==> flow/design.v <==
`timescale 1ns/10ps
module flex_counter
  #(
    parameter NUM_CNT_BITS = 4
    )
  (
   input wire 			   clk,
   input wire 			   n_rst,
   input wire 			   clear,
   input wire 			   count_enable,
   input wire [(NUM_CNT_BITS-1):0] rollover_val,
   output reg [(NUM_CNT_BITS-1):0] count_out,
   output reg 			   rollover_flag
   );
   reg [(NUM_CNT_BITS-1):0] temp_count_out;
   reg 			    temp_rollover_flag;
   always_ff @ (posedge clk, negedge n_rst)
     begin
	if (n_rst == 1'b0)  
	  begin
	     count_out <= '0;
	     rollover_flag <= 1'b0;
	  end
	else
	  begin
	     count_out <= temp_count_out;
	     rollover_flag <= temp_rollover_flag;
	  end
     end  
   always_comb				 
     begin
	temp_count_out = count_out;
	if (clear == 1'b1)
	  begin
	     temp_count_out = '0;
	  end
	else
	  begin
	     if (count_enable == 1'b1)
	       begin
		  temp_count_out = temp_count_out + 1'b1;
		  if (temp_count_out > rollover_val)
		    begin
		       temp_count_out = 1'b1;
		    end
	       end
	  end  
     end  
   always_comb				 
     begin
	temp_rollover_flag = rollover_flag;
	if (clear == 1'b1)
	  begin
	     temp_rollover_flag = 1'b0;
	  end
	else
	  begin
	     if (temp_count_out == rollover_val)
	       begin
		  temp_rollover_flag = 1'b1;
	       end
	     else
	       begin
		  temp_rollover_flag = 1'b0;
	       end
	  end  
     end  
endmodule  
module flex_pts_sr
  #(
    parameter NUM_BITS =4,
    parameter SHIFT_MSB = 1'b1
    )
   (
    input wire 		      clk, n_rst, shift_enable, load_enable,
    input wire [NUM_BITS-1:0] parallel_in,
    output reg 		      serial_out
    );
   reg [NUM_BITS-1:0] 	      parallel;
   reg [NUM_BITS-1:0] 	      parallel_nxt;
   reg 			      serial;
   reg 			      x;
   always_comb
     begin
	if(load_enable)
	  begin
	     parallel_nxt = parallel_in;
	     serial_out = parallel_nxt[NUM_BITS - 1];
	  end
	else
	  begin
	     if(shift_enable)
	       begin
		  if(SHIFT_MSB ==1 )begin
		     parallel_nxt = {parallel[NUM_BITS-2:0],1'b1};
		     serial_out = parallel[NUM_BITS-2];
		  end
		  else
		    begin
		       parallel_nxt= {1'b1,parallel[NUM_BITS-1:1]};
		       serial_out = parallel[0];
		    end
	       end
	     else
	       begin
		  parallel_nxt = parallel;
		  serial_out = 1;
	       end  
	  end
     end  
   always_ff @(posedge clk, negedge n_rst)
     begin
	if(n_rst == 0 )
	  begin
	     parallel <= '1;
	  end
	else
	  begin
	     parallel<= parallel_nxt;
	  end
     end  
   endmodule
`timescale 1ns/10ps
module flex_stp_sr
  #(
    parameter NUM_BITS = 4,
    parameter SHIFT_MSB = 1
    )
  (
   input wire clk,
   input wire n_rst,
   input wire shift_enable,
   input wire serial_in,
   output reg [(NUM_BITS-1):0] parallel_out
   );
   integer 		       i;
   always_ff @ (posedge clk, negedge n_rst)
     begin
	if (n_rst == 1'b0)
	  begin
	     for (i = 0; i < NUM_BITS; i = i + 1)
	       begin
		  parallel_out[i] <= 1;
	       end
	  end
	else
	  begin
             if (shift_enable == 1)
	       begin
		  if (SHIFT_MSB == 1)
		    begin
		       for (i = (NUM_BITS - 1); i > 0; i = i - 1)
			 begin
			    parallel_out[i] <= parallel_out[i - 1];
			 end
		       parallel_out[0] <= serial_in;
		    end
		  else
		    begin
		       for (i = 0; i < (NUM_BITS - 1); i = i + 1)
			 begin
			    parallel_out[i] <= parallel_out[i + 1];
			 end
		       parallel_out[NUM_BITS - 1] <= serial_in;
		    end
	       end  
	  end  
     end  
endmodule  
module tx_sr
  (
   input 	clk,
   input 	n_rst,
   input 	tx_enable,
   input 	load_enable,
   input [31:0] tx_data,
   output reg 	tx_out
   );
   flex_pts_sr #(32, 1) TX_SR
     (
      .clk(clk),
      .n_rst(n_rst),
      .shift_enable(tx_enable),
      .load_enable(load_enable),
      .parallel_in(tx_data),
      .serial_out(tx_out)
      );
endmodule  
module rx_sr
  (
   input 	     clk,
   input 	     n_rst,
   input 	     rx_enable,
   input wire 	     can_bus_data,
   output reg [31:0] rx_data
   );
   flex_stp_sr #(32, 1) RX_SR
     (
      .clk(clk),
      .n_rst(n_rst),
      .shift_enable(rx_enable),
      .serial_in(can_bus_data),
      .parallel_out(rx_data)
      );
endmodule  
module can_crc
  (
   input wire	     data,
   input wire	     crc_en,
   input wire	     clk,
   input wire 	     n_rst,
   output reg [14:0] crc_out
   );
   wire 	 crc_next;
   wire [14:0] 	 crc_temp;
   assign crc_temp = {crc_out[13:0],data};
   always_ff @ (posedge clk, negedge n_rst)
     begin
	if (n_rst == 1'b0)
	  begin
	     crc_out <= '0;
	  end
	else if (crc_en)
	  begin	 
	       crc_out <= crc_temp ^ 15'b0100010110011001;
	  end
     end  
endmodule  
`timescale 1ns / 10ps
module arbitration
  #(localparam [10:0] id = 11'b10101010000)
  (
   input wire clk,
   input wire n_rst,
   input wire rxd,
   input wire arbitration_start,
   output reg win,
   output reg loose 	     
   );
   reg 		     clear;
   wire     count_enable;
   reg 	[3:0]	     count_out;
   reg 		     rollover_flag;
   reg 		     tracking;
   assign count_enable = (arbitration_start && !tracking);
   flex_counter FLEX_COUNTER 
   (
    .clk(clk),
    .n_rst(n_rst),
    .clear(clear),
    .count_enable(count_enable),
    .rollover_val(4'b1010),
    .count_out(count_out),
    .rollover_flag(rollover_flag)
    );
   reg 		     winph;
   reg 		     looseph;
   reg 		     trackingph;
always_comb
  begin
     winph = win;
     looseph = loose;
     trackingph = tracking;
     clear = 0;
     if(arbitration_start)
       begin
     if(id[10-count_out] != rxd && tracking ==0)  
       begin
	  if(id[10-count_out] == 1) 
	    begin
	       trackingph = 1;
	       looseph = 1;
	       clear = 1;
	    end
	  else if(rxd == 1)
	    begin
	       trackingph = 1;
	       winph = 1;
	       clear = 1;
	    end
       end
     if(tracking ==1)
       begin
	  winph = 0;
	  looseph = 0;
	  clear = 1;
       end
       end  
     else
       begin
	  trackingph = 0;
       end  
  end
   always_ff @ (posedge clk, negedge n_rst)
     begin
	if(n_rst == 0)
	  begin
	     win <=0;
	     loose<=0;
	     tracking<=0;
	  end
	else
	  begin
	     win<=winph;
	     loose<=looseph;
	     tracking<=trackingph;
	  end  
     end  
endmodule  
`timescale 1ns / 10ps
module acceptance_filter
  (
   input wire 	clk,
   input wire 	n_rst,
   input wire 	enable,
   input wire 	rxd ,
   input [14:0] crc_calculated,
   output wire 	correct  
   );
   reg 		     clear;
   reg     count_enable;
   reg 	[3:0]	     count_out;
   reg 		     rollover_flag;
   reg 		     tracking;
   flex_counter FLEX_COUNTER 
   (
    .clk(clk),
    .n_rst(n_rst),
    .clear(clear),
    .count_enable(count_enable),
    .rollover_val(4'b1110),
    .count_out(count_out),
    .rollover_flag(rollover_flag)
    );
   reg 		     correctph;
   reg 		     trackingph;
   reg 		     correct1;
   assign correct = (count_out == 14 && correct1);
always_comb
  begin
     trackingph = tracking;
     correctph = 1;
     clear = 0;
     count_enable = 1;
     if(tracking) 
       correctph = 0;
     if(enable && tracking==0)  
       begin
	  clear = 0;
	  correctph = 1;
	  if(crc_calculated[14-count_out] !=rxd)
	    begin
	       correctph = 0;
	       trackingph =1;	       
	    end
       end
     if(!enable)
       begin
	  trackingph = 0;
	  count_enable = 0;
	  clear = 1;
       end
  end  
   always_ff @ (posedge clk, negedge n_rst)
     begin
	if(n_rst == 0)
	  begin
	     tracking<=0;
	     correct1<= 0;
	  end
	else
	  begin
	     correct1 <= correctph;
	     tracking<=trackingph;
	  end  
     end  
endmodule  
`timescale 1ns / 10ps
module can_register
  (
   input wire 	     clk,
   input wire 	     n_rst,
   input wire [31:0] command,
   input wire 	     rxd,
   output reg 	     txd, 
   output reg 	     write_fifo,
   output reg 	     read_fifo,
   output reg [31:0] send_data
   );
   typedef enum      bit [2:0] {SOF, ARBITRATION, CONTROL, DATA, CRC, ACK, EOF} stateType;
   stateType state;
   stateType next_state;
   reg [31:0] 	     rx_data;
   reg 		     rx_enable;
   reg 		     win_lose;
   reg 		     arbitration_start;
   reg 		     crc_enable;
   reg [14:0] 	     crc;
   reg 		     af_enable;
   reg 		     correct;
   reg 		     load_enable;
   reg [31:0] 	     send_data_to_tx;
    reg 		     tx_enable;
   reg [5:0] 	     num_bits;
   reg 		     clear;
   reg 		     count_enable;
   reg [5:0] 	     count_out;
   reg 		     rollover_flag;
   reg [5:0] 	     rollover_val;
 reg [31:0] send_dataph;
   reg [31:0] 	     temp_rx_data;
   wire 		     store_data;
   assign store_data = (state == CRC && count_out == 0);
   always_ff @ (negedge clk)
     begin
	if (n_rst == 1'b0)
	  begin
	     temp_rx_data <= '0;
	  end
	else
	  begin
	     if( store_data)
	       temp_rx_data   <=rx_data;
	  end  
     end  
   reg 	WRITE_CANph;
   reg 	WRITE_CAN;
   acceptance_filter ACCEPT
     (
      .clk(clk),
      .n_rst(n_rst),
      .rxd(rxd),
      .crc_calculated(crc),
      .correct(correct),
      .enable(af_enable)
      );
   wire data_for_crc;
   assign data_for_crc = (WRITE_CAN)? txd : rxd;
   can_crc CRC_module
     (
      .data(data_for_crc),
      .crc_en(crc_enable),
      .clk(clk),
      .n_rst(n_rst),
      .crc_out(crc)
      );
   flex_counter #(6) FLEX_COUNTER
   (
    .clk(clk),
    .n_rst(n_rst),
    .clear(clear),
    .count_enable(count_enable),
    .rollover_val(rollover_val),
    .count_out(count_out),
    .rollover_flag(rollover_flag)
    );
   tx_sr TX_SR
     (
      .clk(clk),
      .n_rst(n_rst),
      .tx_enable(tx_enable),
      .load_enable(load_enable),
      .tx_data(send_data_to_tx),
      .tx_out(txd)
      );
   rx_sr RX_SR
     (
      .clk(clk),
      .n_rst(n_rst),
      .rx_enable(rx_enable),
      .can_bus_data(rxd),
      .rx_data(rx_data)
      );
   arbitration ARBITRATION_module
     (
      .clk(clk),
      .n_rst(n_rst),
      .rxd(rxd),
      .arbitration_start(arbitration_start),
      .win(win),
      .loose(loose)
      );
   wire [31:0]	data_stored_commandph;
   reg 	[31:0]data_stored_command;
   reg 	      sync1; 
   reg 	      sync2;
   reg 	      sync;
   wire       sync_final;
   assign sync_final = (sync1 || sync2);
   assign data_stored_commandph = (sync2) ? command : data_stored_command;
   always_ff @ (posedge clk, negedge n_rst)
     begin
	if (n_rst == 1'b0)
	  begin
	     sync1 <= 0;
	     sync2<=0;
	     state <= SOF;
		send_data <= '0;
	     WRITE_CAN<= 1;
	  end
	else
	  begin
	     sync1<= sync;
	     sync2<= sync1;
	     send_data<= send_dataph;
	     WRITE_CAN<= WRITE_CANph;
	     state <= next_state;
	  end
     end  
   always_ff @( negedge clk)
     begin
	if(n_rst == 1'b0)
	  data_stored_command<= '1;
	else
	  data_stored_command<= data_stored_commandph;
       end
   always_comb
     begin
	next_state = state;
	case(state)
	  SOF:
	    begin
		 next_state = ARBITRATION;
	    end
	  ARBITRATION:
	    begin
	       if (count_out == 10)
		 next_state = CONTROL;
	       else
		 next_state = ARBITRATION;
	    end
	  CONTROL:
	    begin
	       if (count_out == 7)
		 next_state = DATA;
	       else
		 next_state = CONTROL;
	    end
	  DATA:
	    begin
	       if (count_out == 31)
		 next_state = CRC;
	       else
		 next_state = DATA;   
	    end
	  CRC:
	    begin
	       if (count_out == 14)
		 next_state = ACK;
	       else
		 next_state = CRC;
	    end
	  ACK:
	    begin
		 next_state = EOF;
	    end
	  EOF:
	    begin
		 next_state = SOF;
	    end
	endcase  
     end  
   always_comb
     begin
	load_enable = 1'b0;
	send_data_to_tx = '0;
	arbitration_start = 1'b0;
	clear = 1'b0;
	count_enable = 1'b0;
	rollover_val = '0;
	tx_enable = 1'b1;
	rx_enable = 1'b1;
	crc_enable = 1'b0;
	read_fifo = 1'b0;
	write_fifo = 1'b0;
	af_enable = 1'b0;
	WRITE_CANph = WRITE_CAN;
	sync = 0;
	send_dataph = send_data;
	case(state)
	  SOF:
	    begin
	       count_enable = 1'b1;
	       rollover_val = 1;
	       if (count_out == 0)
		 begin
		    load_enable = 1'b1;
		    tx_enable = 1'b1;
		    rx_enable = 1'b1;
		    count_enable = 1'b0;
		    clear = 1'b1;
		 end
	    end  
	  ARBITRATION:
	    begin
	       count_enable = 1'b1;
	       rollover_val = 10;
	       tx_enable = 1;
	       rx_enable = 1;
	       arbitration_start = 1'b1;
	       if (count_out == 0)
		 begin
		    load_enable = 1'b1;
		    tx_enable = 1'b1;
		    rx_enable = 1'b1;
		    send_data_to_tx = { 31'b0101010000000000000000000000000};
		 end
	       else if (count_out != 10)
		   begin
		      if (win)
			begin
			   count_enable = 1'b1;
			   clear = 1'b0;
			   read_fifo = 1'b1;
			   WRITE_CANph = 1;
			   sync = 1;
			end
		      else if (loose)
			begin
			   count_enable = 1'b1;
			   clear = 1'b0;
			   WRITE_CANph = 0;			   
			end
		      else
			begin
			   tx_enable = 1'b1;
			   rx_enable = 1'b1;
			   clear = 1'b0;
			end
		   end
		 else
		   begin
		      count_enable = 1'b0;
		      clear = 1'b1;
		   end
	    end  
	  CONTROL:
	    begin
		send_dataph = '0;	
	       count_enable = 1'b1;
	       rollover_val = 7;
	       if (count_out == 0)
		 begin
		    load_enable = 1'b1;
		    tx_enable = 1'b1;
		    rx_enable = 1'b1;
		    send_data_to_tx = { 31'b00100000000000000000000000000000};
		 end
	       else
		 begin
		    if (count_out != 7)
		      begin
			 tx_enable = 1'b1;
			 rx_enable = 1'b1;
			 send_data_to_tx = {31'b00100000000000000000000000000000};
		      end
		    else
		      begin
			 read_fifo = 1'b0;
			 count_enable = 1'b0;
			 clear = 1'b1;
		      end
		 end  
	    end  
	  DATA:
	    begin	  
	       count_enable = 1'b1;
	       rollover_val = 31;
	       crc_enable = 1'b1;
	        if (count_out == 0)
		 begin
		    load_enable = 1'b1;
		    tx_enable = 1'b1;
		    rx_enable = 1'b1;
		    send_data_to_tx = data_stored_command;
		 end
	       else
		 begin
		    if (count_out != 31)
		      begin
			 tx_enable = 1'b1;
			 rx_enable = 1'b1;
		      end
		    else
		      begin
			 count_enable = 1'b0;
			 clear = 1'b1;
		      end
		 end  
	    end  
	  CRC:
	    begin
	       count_enable = 1'b1;
	       rollover_val = 14;
	       send_data_to_tx = crc<<17;
	       if(count_out >= 1)
		  af_enable = 1'b1;
	       if (count_out == 0)
		 begin
		    load_enable = 1'b1;
		    tx_enable = 1'b1;
		    rx_enable = 1'b1;
		 end
	       else
		 begin
		    if (count_out != 14)
		      begin
			 tx_enable = 1'b1;
			 rx_enable = 1'b1;
		      end
		    else
		      begin
			 tx_enable = 1;
			 count_enable = 1'b0;
			 clear = 1'b1;
		      end  
		 end  
	    end  
	  ACK:
	    begin
	       af_enable = 1'b0;
	       count_enable = 1'b1;
	       rollover_val = 1;
	       if (count_out == 0)
		 begin
		    load_enable = 1'b1;
		    tx_enable = 1'b1;
		    rx_enable = 1'b1;
		    count_enable = 1'b0;
		    clear = 1'b1;
		    if (correct == 1'b1)
		      begin
			 send_data_to_tx = 8'h00000000;
			 send_dataph = temp_rx_data;
			 write_fifo = 1'b1;
		      end
		    else
		      send_data_to_tx = 8'h00;
		 end
	    end  
	  EOF:
	    begin
	       count_enable = 1'b1;
	       rollover_val = 1;
	       if (count_out == 0)
		 begin
		    load_enable = 1'b1;
		    tx_enable = 1'b1;
		    rx_enable = 1'b1;
		    send_data_to_tx = '0;
		    count_enable = 1'b0;
		    clear = 1'b1;
		 end
	    end  
	endcase  
     end  
endmodule  
module Sensor_FIFO_storage
(
	input wire write_clk,
	input wire read_clk,
	input wire n_rst,
	input wire write_command,
	input wire read_command,
	input wire [31:0] write_data,
	output reg fifo_full,
	output reg fifo_empty,
	output reg [31:0] read_data
);
reg write_enable;
reg read_enable;
reg [3:0] write_pointer;
reg [3:0] read_pointer;
logic FIFO_write;
reg read_clear, read_corner_clear;
reg write_clear, write_corner_clear;
reg [7:0][31:0] data;
flex_counter #(4) READ_COUNTER (.clk(read_clk), .n_rst(n_rst), .count_enable(read_enable), .rollover_val(4'd8), .count_out(read_pointer), .clear(read_clear | read_corner_clear));
flex_counter #(4) WRITE_COUNTER (.clk(write_clk), .n_rst(n_rst), .count_enable(write_enable), .rollover_val(4'd8), .count_out(write_pointer), .clear(write_clear | write_corner_clear));
always_comb begin
	write_enable = 0;
	if(write_command) begin
		if(!fifo_full | (fifo_full && ((write_pointer + 1) == read_pointer)))		 
			write_enable = 1;
		else
			write_enable = 0;
	end
end
always_comb begin
	read_enable = 0;
	if(read_command) begin
		if(!fifo_empty)
			read_enable = 1;
		else
			read_enable = 0;
	end
end
always_ff @(posedge write_clk) begin
	if(n_rst == 0) begin
		data[0] <= 32'h0;		 
		data[1] <= 32'h0;
		data[2] <= 32'h0;
		data[3] <= 32'h0;
		data[4] <= 32'h0;
		data[5] <= 32'h0;
		data[6] <= 32'h0;
		data[7] <= 32'h0;
	end
	else begin
		if(FIFO_write && !write_pointer[3])	 
			data[write_pointer[2:0]] <= write_data;
	end
end
always_comb begin
	fifo_empty = 0;
	read_corner_clear = 0;
	write_corner_clear = 0;
	if((read_pointer == write_pointer)) begin
		fifo_empty = 1;
		if(read_pointer != 0) begin
			read_corner_clear = 1;
			write_corner_clear = 1;
		end
	end
end
always_comb begin
	fifo_full = 0;
	if((write_pointer == 4'd8 && read_pointer == 0) || ((write_pointer + 1) == read_pointer))
		fifo_full = 1;
end
assign FIFO_write = !fifo_full;
always_comb begin
	read_clear = 0;
	write_clear = 0;
	if(write_pointer == 4'd8 && read_pointer != 4'd0)	 
		write_clear = 1;
	if(read_pointer == 4'd8)
		read_clear = 1;
end
always_comb begin
	if(fifo_empty || read_pointer[3])	 
		read_data = 0;
	else
		read_data = data[read_pointer[2:0]];
end
endmodule 
module Command_FIFO_storage
(
	input wire write_clk,
	input wire read_clk,
	input wire n_rst,
	input wire write_command,
	input wire read_command,
	input wire [31:0] write_data,
	output reg fifo_full,
	output reg fifo_empty,
	output reg [31:0] read_data
);
reg write_enable;
reg read_enable;
reg [3:0] write_pointer;
reg [3:0] read_pointer;
logic FIFO_write;
reg read_clear, read_corner_clear;
reg write_clear, write_corner_clear;
reg [7:0][31:0] data;
flex_counter #(4) READ_COUNTER (.clk(read_clk), .n_rst(n_rst), .count_enable(read_enable), .rollover_val(4'd8), .count_out(read_pointer), .clear(read_clear | read_corner_clear));
flex_counter #(4) WRITE_COUNTER (.clk(write_clk), .n_rst(n_rst), .count_enable(write_enable), .rollover_val(4'd8), .count_out(write_pointer), .clear(write_clear | write_corner_clear));
always_comb begin
	write_enable = 0;
	if(write_command) begin
		if(!fifo_full | (fifo_full && ((write_pointer + 1) == read_pointer)))	 
			write_enable = 1;
		else
			write_enable = 0;
	end
end
always_comb begin
	read_enable = 0;
	if(read_command) begin
		if(!fifo_empty)
			read_enable = 1;
		else
			read_enable = 0;
	end
end
always_ff @(posedge write_clk) begin
	if(n_rst == 0) begin		 
		data[0] <= 32'h0;
		data[1] <= 32'h0;
		data[2] <= 32'h0;
		data[3] <= 32'h0;
		data[4] <= 32'h0;
		data[5] <= 32'h0;
		data[6] <= 32'h0;
		data[7] <= 32'h0;
	end
	else begin	
		if(FIFO_write && !write_pointer[3])	 
			data[write_pointer[2:0]] <= write_data;
	end
end
always_comb begin
	fifo_empty = 0;
	read_corner_clear = 0;
	write_corner_clear = 0;
	if((read_pointer == write_pointer)) begin
		fifo_empty = 1;
		if(read_pointer != 0) begin
			read_corner_clear = 1;
			write_corner_clear = 1;
		end
	end
end
always_comb begin
	fifo_full = 0;
	if((write_pointer == 4'd8 && read_pointer == 0) || ((write_pointer + 1) == read_pointer))
		fifo_full = 1;
end
assign FIFO_write = !fifo_full;
always_comb begin
	read_clear = 0;
	write_clear = 0;
	if(write_pointer == 4'd8 && read_pointer != 4'd0)	 
		write_clear = 1;
	if(read_pointer == 4'd8)
		read_clear = 1;
end
always_comb begin
	if(fifo_empty || read_pointer[3])	 
		read_data = 0;
	else
		read_data = data[read_pointer[2:0]];
end
endmodule 
module Control_Unit
(
	input clk, n_rst,
	input logic [15:0] command_data, address,
	input logic renable, wenable,
	input logic [2:0] data_size, burst_size,
	output logic [31:0] sensor_data,
	output logic slave_wait,
	input logic sensor_fifo_full, sensor_fifo_empty,
	output logic sensor_read, sensor_write,
	input logic command_fifo_full, command_fifo_empty,
	output logic command_read, command_write,
	input logic [31:0] command_rdata, sensor_rdata,
	output logic [31:0] command_wdata, sensor_wdata,
	input logic [31:0] rx_data,
	input logic read_fifo,
	input logic write_fifo,
	output logic [31:0] tx_data
);
localparam CAN_BUS_READY = 1'b1;
localparam CAN_BUS_BUSY = 1'b0;
typedef enum bit [3:0] {IDLE, CHECK_SENSOR_FIFO, CHECK_COMMAND_FIFO, READ_SENSOR, WRITE_SENSOR, READ_COMMAND, WRITE_COMMAND, NO_SENSOR_DATA, NO_COMMAND_DATA, COMMAND_FULL, WAIT_STATE} stateType;
stateType state, next_state, current, next;
always_ff @ (posedge clk, negedge n_rst) begin
	if(n_rst == 1'b0) begin
		state <= IDLE;
		current <= IDLE;
	end
	else begin
		current <= next;
		state <= next_state;
	end
end
always_comb begin
	tx_data = 32'hFFFFFFFF;
	command_read = 0;
	command_write = 0;
	sensor_read = 0;
	sensor_write = 0;
	sensor_data = 32'h0;
	slave_wait = 1;
	command_wdata = 32'h0;
	sensor_wdata = 32'h0;
	next_state = state;
	next = current;
	case(state) 
		IDLE: begin
			if(write_fifo)
				next_state = WRITE_SENSOR;
			else if(read_fifo)
				next_state = CHECK_COMMAND_FIFO;
			else begin
				next_state = IDLE;
				slave_wait = 1;
			end
		end
		CHECK_COMMAND_FIFO: begin
			slave_wait = 0;
			if(command_fifo_empty)
				next_state = NO_COMMAND_DATA;
			else
				next_state = READ_COMMAND;
		end
		NO_COMMAND_DATA: begin
			next_state = IDLE;
			command_read = 0;
			slave_wait = 0;
		end
		READ_COMMAND: begin
			command_read = 1;
			tx_data = command_rdata;
			next_state = WAIT_STATE;
		end
		WRITE_SENSOR: begin
			sensor_write = 1;
			sensor_wdata = rx_data;
			next_state = WAIT_STATE;
		end
		WAIT_STATE: begin
			if(!read_fifo)
				next_state = IDLE;
			else
				next_state = WAIT_STATE;
			slave_wait = 0;
		end
	endcase
	case(current)
		IDLE: begin
			slave_wait = 0;
			if(wenable)
				next = CHECK_COMMAND_FIFO;
			else if(renable)
				next = CHECK_SENSOR_FIFO;
			else
				next = IDLE;
		end
		CHECK_COMMAND_FIFO: begin
			if(command_fifo_full) begin
				slave_wait = 1;
				next = COMMAND_FULL;
			end
			else
				next = WRITE_COMMAND;
		end
		CHECK_SENSOR_FIFO: begin
			if(sensor_fifo_empty) begin
				slave_wait = 1;
				next = NO_SENSOR_DATA;
			end
			else 
				next = READ_SENSOR;
		end
		COMMAND_FULL: begin
			command_write = 0;
			slave_wait = 1;
			if(renable)
				next = CHECK_SENSOR_FIFO;
			else
				next = IDLE;
		end
		WRITE_COMMAND: begin
			command_write = 1;
			command_wdata = {address, command_data};
			if(renable)
				next = CHECK_SENSOR_FIFO;
			else
				next = IDLE;
			slave_wait = 1;
		end
		NO_SENSOR_DATA: begin
			sensor_read = 0;
			slave_wait = 1;
			if(wenable)
				next = CHECK_COMMAND_FIFO;
			else
				next = IDLE;
		end
		READ_SENSOR: begin
			sensor_read = 1;
			slave_wait = 1;
			sensor_data = sensor_rdata;
			if(wenable)
				next = CHECK_COMMAND_FIFO;
			else
				next = IDLE;
		end	
	endcase
end
endmodule 
module AHB_Slave
#(
	parameter BASE_ADDRESS = 32'h0,
	parameter NUMBER_OF_ADDRESSES = 32		 
)
(
	input logic HCLK, HRESETn, HWRITE, HSEL,
	input logic [31:0] HADDR, HWDATA,
	input logic [1:0] HTRANS,
	input logic [2:0] HBURST, HSIZE,
	output logic [31:0] HRDATA,
	output logic HRESP, HREADYOUT,
	input logic [31:0] sensor_data,
	input logic slave_wait,
	output logic [15:0] command_data, address,
	output logic renable, wenable,
	output logic [2:0] data_size, burst_size
);
localparam ADDRESS_MAX = BASE_ADDRESS + NUMBER_OF_ADDRESSES - 1;
localparam IDLE_TRANS = 2'b00;		 
localparam BUSY_TRANS = 2'b01;		 
localparam NONSEQ_TRANS = 2'b10;	 
localparam SEQ_TRANS = 2'b11;		 
localparam SINGLE_BURST = 3'b000;
localparam INCR_BURST = 3'b001;
localparam WRAP4_BURST = 3'b010;
localparam INCR4_BURST = 3'b011;
localparam WRAP8_BURST = 3'b100;
localparam INCR8_BURST = 3'b101;
localparam WRAP16_BURST = 3'b110;
localparam INCR16_BURST = 3'b111;
localparam SLAVE_OKAY = 1'b0;
localparam SLAVE_ERROR = 1'b1;
localparam SLAVE_READY = 1'b1;
localparam SLAVE_NOTREADY = 1'b0;
typedef enum bit [2:0] {IDLE, READ, WRITE, FIRST_ERROR, SECOND_ERROR} stateType;
stateType state, next_state;
logic [4:0] burst_counter;  
always_ff @ (posedge HCLK, negedge HRESETn) begin
	if(HRESETn == 0) begin
		state <= IDLE;
		burst_counter <= 0;
	end
	else begin
		state <= next_state;
		if(HTRANS == NONSEQ_TRANS)	 
			burst_counter <= 1;
		else if(HTRANS == SEQ_TRANS)
			burst_counter <= burst_counter + 1;
		else
			burst_counter <= burst_counter;
	end
end
always_comb begin
	next_state = state;
	case(state)
		IDLE: begin		 
			if(HSEL) begin
				if((HADDR[14:0] > ADDRESS_MAX) || (HTRANS != NONSEQ_TRANS))
					next_state = FIRST_ERROR;
				else if(HWRITE)
					next_state = WRITE;
				else 
					next_state = READ;
			end
			else
				next_state = IDLE;
		end
		READ: begin
			if(HTRANS == BUSY_TRANS)		 
				next_state = READ;
			else if(HSEL) begin
				if(HADDR[14:0] > ADDRESS_MAX)
					next_state = FIRST_ERROR;
				else if(HSEL && HWRITE && HTRANS == NONSEQ_TRANS)
					next_state = WRITE;
				else if(HSEL && ~HWRITE)
					next_state = READ;
				else
					next_state = FIRST_ERROR;
			end
			else
				next_state = IDLE;
		end
		WRITE: begin			 
			if(HTRANS == BUSY_TRANS)
				next_state = WRITE;
			else if(HSEL) begin
				if(HADDR[14:0] > ADDRESS_MAX)
					next_state = FIRST_ERROR;
				else if(HSEL && ~HWRITE && HTRANS == NONSEQ_TRANS)
					next_state = READ;
				else if(HSEL && HWRITE)
					next_state = WRITE;
				else
					next_state = FIRST_ERROR;
			end
			else
				next_state = IDLE;
		end
		FIRST_ERROR: begin			 
			next_state = SECOND_ERROR;
		end
		SECOND_ERROR: begin
			next_state = IDLE;
		end
	endcase
end
assign HRESP = ((state == FIRST_ERROR) || (state == SECOND_ERROR))? SLAVE_ERROR : SLAVE_OKAY;
assign HRDATA = sensor_data;
assign command_data = HWDATA[15:0];
assign HREADYOUT = ((state == FIRST_ERROR)? 1'b0 : ((state == SECOND_ERROR)? 1'b0 : ~slave_wait));
assign address = {HADDR[31], HADDR[14:0]};
assign burst_size = HBURST;
assign data_size = HSIZE;
assign renable = (state == READ && HTRANS != BUSY_TRANS);
assign wenable = (state == WRITE && HTRANS != BUSY_TRANS);
endmodule 
module AHB2CAN_top
(
	input logic HCLK, HRESETn, HWRITE, HSEL,
	input logic [31:0] HADDR, HWDATA,
	input logic [1:0] HTRANS,
	input logic [2:0] HBURST, HSIZE,
	output logic [31:0] HRDATA,
	output logic HRESP, HREADYOUT,
	input logic rx_data,
	output logic tx_data
);
reg [31:0] sensor_data;
reg [15:0] address, command_data;
reg slave_wait, renable, wenable;
reg [2:0] data_size, burst_size;
reg sensor_fifo_full, sensor_fifo_empty, sensor_read, sensor_write, command_fifo_full, command_fifo_empty, command_read, command_write;
reg [31:0] command_rdata, sensor_rdata, command_wdata, sensor_wdata;
reg read_fifo, write_fifo;
reg [31:0] CAN_rx_data, CAN_tx_data;
AHB_Slave AHBS (.HCLK(HCLK), 
		.HRESETn(HRESETn), 
		.HWRITE(HWRITE),
		.HSEL(HSEL),
		.HADDR(HADDR),
		.HWDATA(HWDATA),
		.HTRANS(HTRANS),
		.HBURST(HBURST),
		.HSIZE(HSIZE),
		.HRDATA(HRDATA),
		.HRESP(HRESP),
		.HREADYOUT(HREADYOUT),
		.sensor_data(sensor_data),
		.address(address),
		.command_data(command_data),
		.slave_wait(slave_wait),
		.renable(renable),
		.wenable(wenable),
		.data_size(data_size),
		.burst_size(burst_size)
);
Control_Unit CU(.clk(HCLK),
		.n_rst(HRESETn),
		.command_data(command_data),
		.address(address),
		.renable(renable),
		.wenable(wenable),
		.data_size(data_size),
		.burst_size(burst_size),
		.sensor_data(sensor_data),
		.slave_wait(slave_wait),
		.sensor_fifo_full(sensor_fifo_full),
		.sensor_fifo_empty(sensor_fifo_empty),
		.command_fifo_full(command_fifo_full),
		.command_fifo_empty(command_fifo_empty),
		.sensor_read(sensor_read),
		.sensor_write(sensor_write),
		.command_read(command_read),
		.command_write(command_write),
		.command_rdata(command_rdata),
		.command_wdata(command_wdata),
		.sensor_rdata(sensor_rdata),
		.sensor_wdata(sensor_wdata),
		.rx_data(CAN_rx_data),
		.read_fifo(read_fifo),
		.write_fifo(write_fifo),
		.tx_data(CAN_tx_data)
);
Sensor_FIFO_storage SFIFO      (.write_clk(HCLK),
				.read_clk(HCLK),
				.n_rst(HRESETn),
				.write_command(sensor_write),
				.read_command(sensor_read),
				.write_data(sensor_wdata),
				.fifo_full(sensor_fifo_full),
				.fifo_empty(sensor_fifo_empty),
				.read_data(sensor_rdata)
);
Command_FIFO_storage CFIFO     (.write_clk(HCLK),
				.read_clk(HCLK),
				.n_rst(HRESETn),
				.write_command(command_write),
				.read_command(command_read),
				.write_data(command_wdata),
				.fifo_full(command_fifo_full),
				.fifo_empty(command_fifo_empty),
				.read_data(command_rdata)
);
can_register CANbus    (.clk(HCLK),
			.n_rst(HRESETn),
			.command(CAN_tx_data),
			.rxd(rx_data),
			.txd(tx_data),
			.write_fifo(write_fifo),
			.read_fifo(read_fifo),
			.send_data(CAN_rx_data)
);
endmodule 		 
# == Tool chain data of AHB2CAN_top ==
# What the tools print for AHB2CAN_top, step after step.
# Line numbers count from 1 in the design file above.
# Operators carry their Yosys type and port widths (W data, S select, Z words).
# Cell names lack the library's common part.
# The mark n/a stands for no value.
# setup
top,AHB2CAN_top
clock,HCLK
cell_library,sky130hd
pvt_corner,tt_025C_1v80

# == Elaborated design ==
# Yosys after proc, flatten, opt, wreduce and memory -nomap, before mapping. Memory bits, and registers merged into a memory's read port (data or address), are not among the register bits. Print and check cells are not counted.
# classes
n_mux,156
cmp,9
shifts,8
reduce_logical,67
eq_ne,52
logic,18
n_addsub,13
# ops
op,n
$and A256 B256 Y256,2
$or A256 B256 Y256,2
$shiftx A256 B9 Y32,2
$not A256 Y256,2
$shift A32 B33 Y256,2
$shift A32 B33 Y256 const A,2
$mux W32,10
$pmux W32 S4,1
$mux W4,23
$mux W1,90
$neg A8 Y33,2
$eq A32 B4 Y1,2
$pmux W32 S2,1
$mux W30,2
$pmux W4 S5,2
$mux W3,12
$eq A4 B4 Y1 const B,8
$mux W31,1
$pmux W5 S5,1
$add A4 B1 Y4 const B,6
$gt A4 B4 Y1 const B,6
$reduce_bool A2 Y1,11
$pmux W3 S7,1
$logic_and A1 B1 Y1,19
$mux W6,3
$eq A4 B3 Y1 const B,4
$logic_not A4 Y1,4
$gt A15 B5 Y1 const B,1
# Other operator kinds: 46; their cells: 101.
# word_totals
reg_bits,738
input_bits,77
elab_cells,381

# == Longest topological paths ==
# Depth = most cells in a row (Yosys ltp): at word level without a register or memory, in the mapped netlist without a sequential cell, where the memories' decode and read muxes count.
# depth
word_depth,10
ABC_AREA,1
depth_mapped,19

# == After synthesis ==
# Yosys stat after the flow's synthesis: flattened, memories mapped to cells. It holds for the ABC_AREA given above (unset counts as 0); a run with the other value may have another netlist.
# The area totals of this step are shown rounded.
# mapped
flip_flops,749
synth_area_mm2,0.043
seq_area_mm2,0.016
buf_cells,565
stdcells,6729
# by_type
cell,n,area_total_um2
dfxtp_1,576,1.15E+04
nand2_1,1835,6.89E+03
a21oi_1,890,4.45E+03
nor2_1,939,3524.63
dfrtp_1,105,2627.52
nand3_1,460,2.3E+03
o21ai_0,371,1.86E+03
dfstp_2,68,1.79E+03
inv_1,417,1.57E+03
clkbuf_1,358,1.34E+03
nand4_1,79,494.224
buf_2,97,485.466
ha_1,33,412.896
nor4_1,64,400.384
buf_4,44,330.317
a32o_1,32,320.307
a21boi_0,35,262.752
o31ai_1,35,262.752
# Other cell types: 31; their cells: 291.

# Flow measurements of AHB2CAN_top on sky130hd: 4 stored runs with different settings, listed in no order. Input and output delays are each 20% of the period that was set; the output load is 0.01 pF.
# "totalPower_uw": no workload was simulated; the value follows from the tool's default switching activity.
# Results are given in rounded form.
# Settings: . = not set for that run.
# A result given as . is not shown for that run.
run,ABC_AREA,CELL_PAD_IN_SITES_GLOBAL_PLACEMENT,CORE_ASPECT_RATIO,CORE_MARGIN,CTS_CLUSTER_SIZE,GPL_TIMING_DRIVEN,MIN_ROUTING_LAYER,SLEW_MARGIN,TNS_END_PERCENT,period_ns,CAP_MARGIN,CORE_UTILIZATION,CELL_PAD_IN_SITES_DETAIL_PLACEMENT,MAX_ROUTING_LAYER,PLACE_DENSITY_LB_ADDON,PLACE_DENSITY,SETUP_SLACK_MARGIN,util_frac,totalPower_uw,post_synth_area_mm2,setup_ws_ns,hold_ws_ns,final_stdcell_area_mm2,dieArea_mm2,final_setup_tns_ns
flow run 1,1,3,0.95,8,65,0,met1,0,50,10.0,20,40,.,.,.,.,.,.,.,.,.,.,.,.,.
flow run 2,.,.,.,2,.,.,.,20,.,8.89,20,72,.,.,.,.,.,0.81,6800,0.031,0.74,0.35,0.035,0.045,0.000
flow run 3,.,1,.,2,29,.,.,20,.,9.89,20,50,1,met4,0.14,.,.,0.57,6300,0.031,0.91,0.36,0.035,0.064,0.000
flow run 4,.,2,.,2,.,.,.,40,.,7.16,20,55,2,met5,.,0.77,1.4,.,.,.,.,.,.,.,.
# Flow run 1: incomplete, placement halted on GPL-0301
# Flow run 4: incomplete, clock tree synthesis halted on DPL-0033
